==> flow/design.v <==
`timescale 1ns / 1ps
module pipelined(
    input  wire              clk,
    input  wire              rst,
    input  wire              in_valid,
    output wire              in_ready,
    input  wire signed [15:0] a,
    input  wire signed [15:0] b,
    input  wire signed [15:0] c,
    input  wire signed [15:0] d,
    input  wire signed [15:0] e,
    output reg               out_valid,
    input  wire              out_ready,
    output reg signed [31:0]  y
);
    wire s3_ready_in;
    wire s2_ready_in;
    wire s1_ready_in;
    assign s3_ready_in = (~out_valid) || (out_valid && out_ready);
    assign s2_ready_in = (~s2_valid)  || (s2_valid  && s3_ready_in);
    assign s1_ready_in = (~s1_valid)  || (s1_valid  && s2_ready_in);
    assign in_ready = s1_ready_in;
    wire in_send = in_valid && in_ready;
    reg signed [31:0] s1_p1;
    reg signed [31:0] s1_p2;
    reg signed [15:0] s1_e;
    reg               s1_valid;
    always @(posedge clk) begin
        if (rst) begin
            s1_valid <= 1'b0;
            s1_p1    <= 32'sd0;
            s1_p2    <= 32'sd0;
            s1_e     <= 16'sd0;
        end else if (s1_ready_in) begin
            s1_valid <= in_send;
            if (in_send) begin
                s1_p1 <= $signed(a) * $signed(b);
                s1_p2 <= $signed(c) * $signed(d);
                s1_e  <= e;
            end
        end
    end
    reg signed [31:0] s2_s;
    reg signed [15:0] s2_e;
    reg               s2_valid;
    always @(posedge clk) begin
        if (rst) begin
            s2_valid <= 1'b0;
            s2_s     <= 32'sd0;
            s2_e     <= 16'sd0;
        end else if (s2_ready_in) begin
            s2_valid <= s1_valid;
            if (s1_valid) begin
                s2_s <= s1_p1 + s1_p2;
                s2_e <= s1_e;
            end
        end
    end
    always @(posedge clk) begin
        if (rst) begin
            out_valid <= 1'b0;
            y         <= 32'sd0;
        end else if (s3_ready_in) begin
            out_valid <= s2_valid;
            if (s2_valid) begin
                y <= s2_s + $signed(s2_e);
            end
        end
    end
endmodule
Reports on pipelined
What the tools print for pipelined, step after step. Line numbers count from 1 in the design file above. Cell names lack the library's common part. The mark -- stands for no value.

Design top: pipelined. Clock port: clk. Cell library: sky130hd. Library corner: tt_025C_1v80.

Elaborated design
Yosys after proc, flatten, opt, wreduce and memory -nomap, before mapping. Enables and synchronous resets that opt folds into registers are not counted as muxes. Memory bits, and registers merged into a memory's read port (data or address), are not among the register bits. Print and check cells are not counted. Equal cells are merged and count once.

The entry for bits in registers reads 163. Under input bits stands 84.

$add $sub $neg: 2. Under multipliers stands 2. The entry for bitwise logic cells reads 3. For reductions and logical operators the number is 10.

Operators by type and width (number): multiplier 16 x 16 -> 32 bit (2); adder 32 x 16 -> 32 bit (1); adder 32 bit (1); AND reduction 2 bit (3); logical AND 1 bit (4); logical OR 1 bit (3); NOT 1 bit (3).

Longest topological paths
Longest topological path by Yosys (ltp), each cell counted once; first at word level (registers and memories cut), then after technology mapping (sequential cells cut; the memories' decode and read muxes count).

Depth after elaboration: 8. The entry for ABC_AREA reads 0. For depth in mapped cells the number is 24. Gate-level depth less buffers: 22.

Mapped cells and area
Source: synth_stat.txt of the flow (Yosys; design flattened, memories mapped). It holds for the ABC_AREA given above (unset counts as 0); a run with the other value may have another netlist.

The figure for cells in the netlist is 3245. Under chip area (Yosys) stands 28169.5 um^2. The figure for area of sequential cells is 3263.1 um^2. For mapped flip-flops the number is 163. The figure for buffer cells is 122.

Cells by type: fa_1 (number 526, total area 1.05E+04 um^2); dfxtp_1 (number 163, total area 3263.13 um^2); ha_1 (number 226, total area 2.83E+03 um^2); inv_1 (number 596, total area 2.24E+03 um^2); nand2_1 (number 476, total area 1.79E+03 um^2); and2_1 (number 254, total area 1.59E+03 um^2); a21oi_1 (number 198, total area 990.95 um^2); xnor2_1 (number 66, total area 578.054 um^2); clkbuf_1 (number 113, total area 424.157 um^2); o21ai_0 (number 77, total area 385.37 um^2); nor2_1 (number 94, total area 352.838 um^2); a21o_1 (number 39, total area 292.781 um^2); nand3_1 (number 43, total area 215.206 um^2); o21a_1 (number 28, total area 210.202 um^2); xor2_1 (number 23, total area 201.443 um^2); nor3_1 (number 39, total area 195.187 um^2); a211oi_1 (number 20, total area 150.144 um^2); nand2b_1 (number 23, total area 143.888 um^2).

Not listed: further types 48, cells in them 241.

Path before layout
OpenSTA on the mapped netlist: ideal clock, no wires. The path of least setup slack (recovery checks aside). Input and output delay are each 20% of the period. Register names are those of the netlist, which keeps one name where synthesis merged equal registers.

Path type: in2reg. Start point: in b[7]. End point: reg s1_p1[29]. Period: 8.0 ns. For input delay the number is 1.600 ns. The entry for library setup time reads 0.074 ns. Under time at the first pin stands 1.600 ns. For arrival time the number is 7.353 ns. For data required time the number is 7.926 ns. For slack the number is 0.572 ns. For delay of the path the number is 5.827 ns. Driving pins on the path: 23. Period reached after synthesis: 7.428 ns.

"delay of the path" = arrival - input delay + setup time. "driving pins on the path": output pins that drive a net of the path, with the launching flip-flop's if there is one; two outputs of one cell count as two. "period reached after synthesis" = period - worst setup slack (recovery checks aside). The figure is calculated, with input and output delays left at 20% of the set period. The rows between start and end are the longest chain of elaborated cells between them; the timing report does not say that the signal goes this way. Where chains are equally long, one stands for them. Each line given opens the expression or statement behind the cell; cells for indexed reads and writes are added by Yosys, which also makes memories of some case tables.

Path through: clkbuf_1 nand2_1 fa_1 inv_1 fa_1 inv_1 fa_1 inv_1 fa_1 fa_1 inv_1 fa_1 inv_1 ha_1 and3_1 and3_1 o31ai_1 a21oi_2 nor3_2 o31ai_1 o31a_1 or4b_1 a31oi_1. Under length of the longest elaborated chain stands 1. The figure for elaborated cells between the ends (all ways) is 1. RTL lines with such cells: 1. Classes of those cells: mul (1).

Ends and longest elaborated chain, post-synthesis: start, declared (RTL line 8) `input  wire signed [15:0] b,`; multiplier 16 x 16 -> 32 bit (RTL line 37) `s1_p1 <= $signed(a) * $signed(b);`; end, assigned (RTL line 31) `s1_p1    <= 32'sd0;`; end, assigned (RTL line 37); end, declared (RTL line 24) `reg signed [31:0] s1_p1;`.

Timing after layout
From the final timing report of run A: the path of least setup slack in the routed layout; clock arrival at registers is part of the times.

Path type: in2reg. Start point: in a[11]. End point: reg s1_p1[31]. Period: 8.0 ns. For input delay the number is 1.60 ns. The entry for library setup time reads 0.11 ns. Under time at the first pin stands 1.60 ns. For arrival time the number is 8.01 ns. For data required time the number is 8.32 ns. For slack the number is 0.31 ns. Driving pins on the path: 24.

The rows between start and end are the longest chain of elaborated cells between them; the timing report does not say that the signal goes this way. Where chains are equally long, one stands for them.

Path through: clkdlybuf4s50_1 buf_4 and2_1 fa_1 inv_1 fa_1 fa_1 inv_1 fa_1 fa_1 inv_1 fa_1 inv_1 ha_1 o21ai_0 nand2b_1 or4b_1 a21oi_2 nor3_2 o31ai_1 o31a_1 buf_4 mux2i_1 o21ai_0. Under length of the longest elaborated chain stands 1. The figure for elaborated cells between the ends (all ways) is 1. RTL lines with such cells: 1. Classes of those cells: mul (1).

Ends and longest elaborated chain, post-layout: start, declared (RTL line 7) `input  wire signed [15:0] a,`; multiplier 16 x 16 -> 32 bit (RTL line 37) `s1_p1 <= $signed(a) * $signed(b);`; end, assigned (RTL line 31) `s1_p1    <= 32'sd0;`; end, assigned (RTL line 37); end, declared (RTL line 24) `reg signed [31:0] s1_p1;`.

Add stored flow runs of pipelined

Below are 3 stored runs of the flow (Yosys, OpenROAD; platform sky130hd) on pipelined, each with its settings and what was measured, unordered. Constraints: input delay and output delay 20% of the set period each, output load 0.01 pF. "worst setup path time" = time allowed to the worst setup path (clock period - input delay - output delay, where it has them) - its slack; a late launch clock adds to it, a late capture clock takes from it.

Run A has these settings: period_ns 8.0; CAP_MARGIN 20; CORE_MARGIN 2; CORE_UTILIZATION 40; SLEW_MARGIN 20. The measured worst setup slack after layout is 0.307 ns. The smallest hold slack is 0.450 ns. The worst setup path time comes to 6.09 ns. Worst setup path type: in2reg. The netlist area reported by Yosys is 28,169.5 um^2. The utilization in the final report is 45.8%. The die footprint is 72,562.9 um^2. The final setup TNS stands at 0.000 ns.

Run B has these settings: CAP_MARGIN 5; GPL_ROUTABILITY_DRIVEN 0; SETUP_SLACK_MARGIN -0.2; SLEW_MARGIN 25; TNS_END_PERCENT 60; period_ns 8.0; CORE_MARGIN 2; CORE_UTILIZATION 40. The measured worst setup slack after layout is 0.267 ns. The smallest hold slack is 0.451 ns. The worst setup path time comes to 6.13 ns. Worst setup path type: in2reg. The netlist area reported by Yosys is 28,169.5 um^2. The utilization in the final report is 45.7%. The die footprint is 72,562.9 um^2. The final setup TNS stands at 0.000 ns.

Run C has these settings: ABC_AREA 0; CELL_PAD_IN_SITES_DETAIL_PLACEMENT 2; CORE_UTILIZATION 18; GPL_ROUTABILITY_DRIVEN 0; PLACE_DENSITY_LB_ADDON 0.12; SETUP_SLACK_MARGIN 1.93; period_ns 9.6; CAP_MARGIN 20; CORE_MARGIN 2; SLEW_MARGIN 20. The measured worst setup slack after layout is 2.180 ns. The smallest hold slack is 0.453 ns. The worst setup path time comes to 5.50 ns. Worst setup path type: in2reg. The netlist area reported by Yosys is 28,169.5 um^2. The utilization in the final report is 21.1%. The die footprint is 159,676.0 um^2. The final setup TNS stands at 0.000 ns.
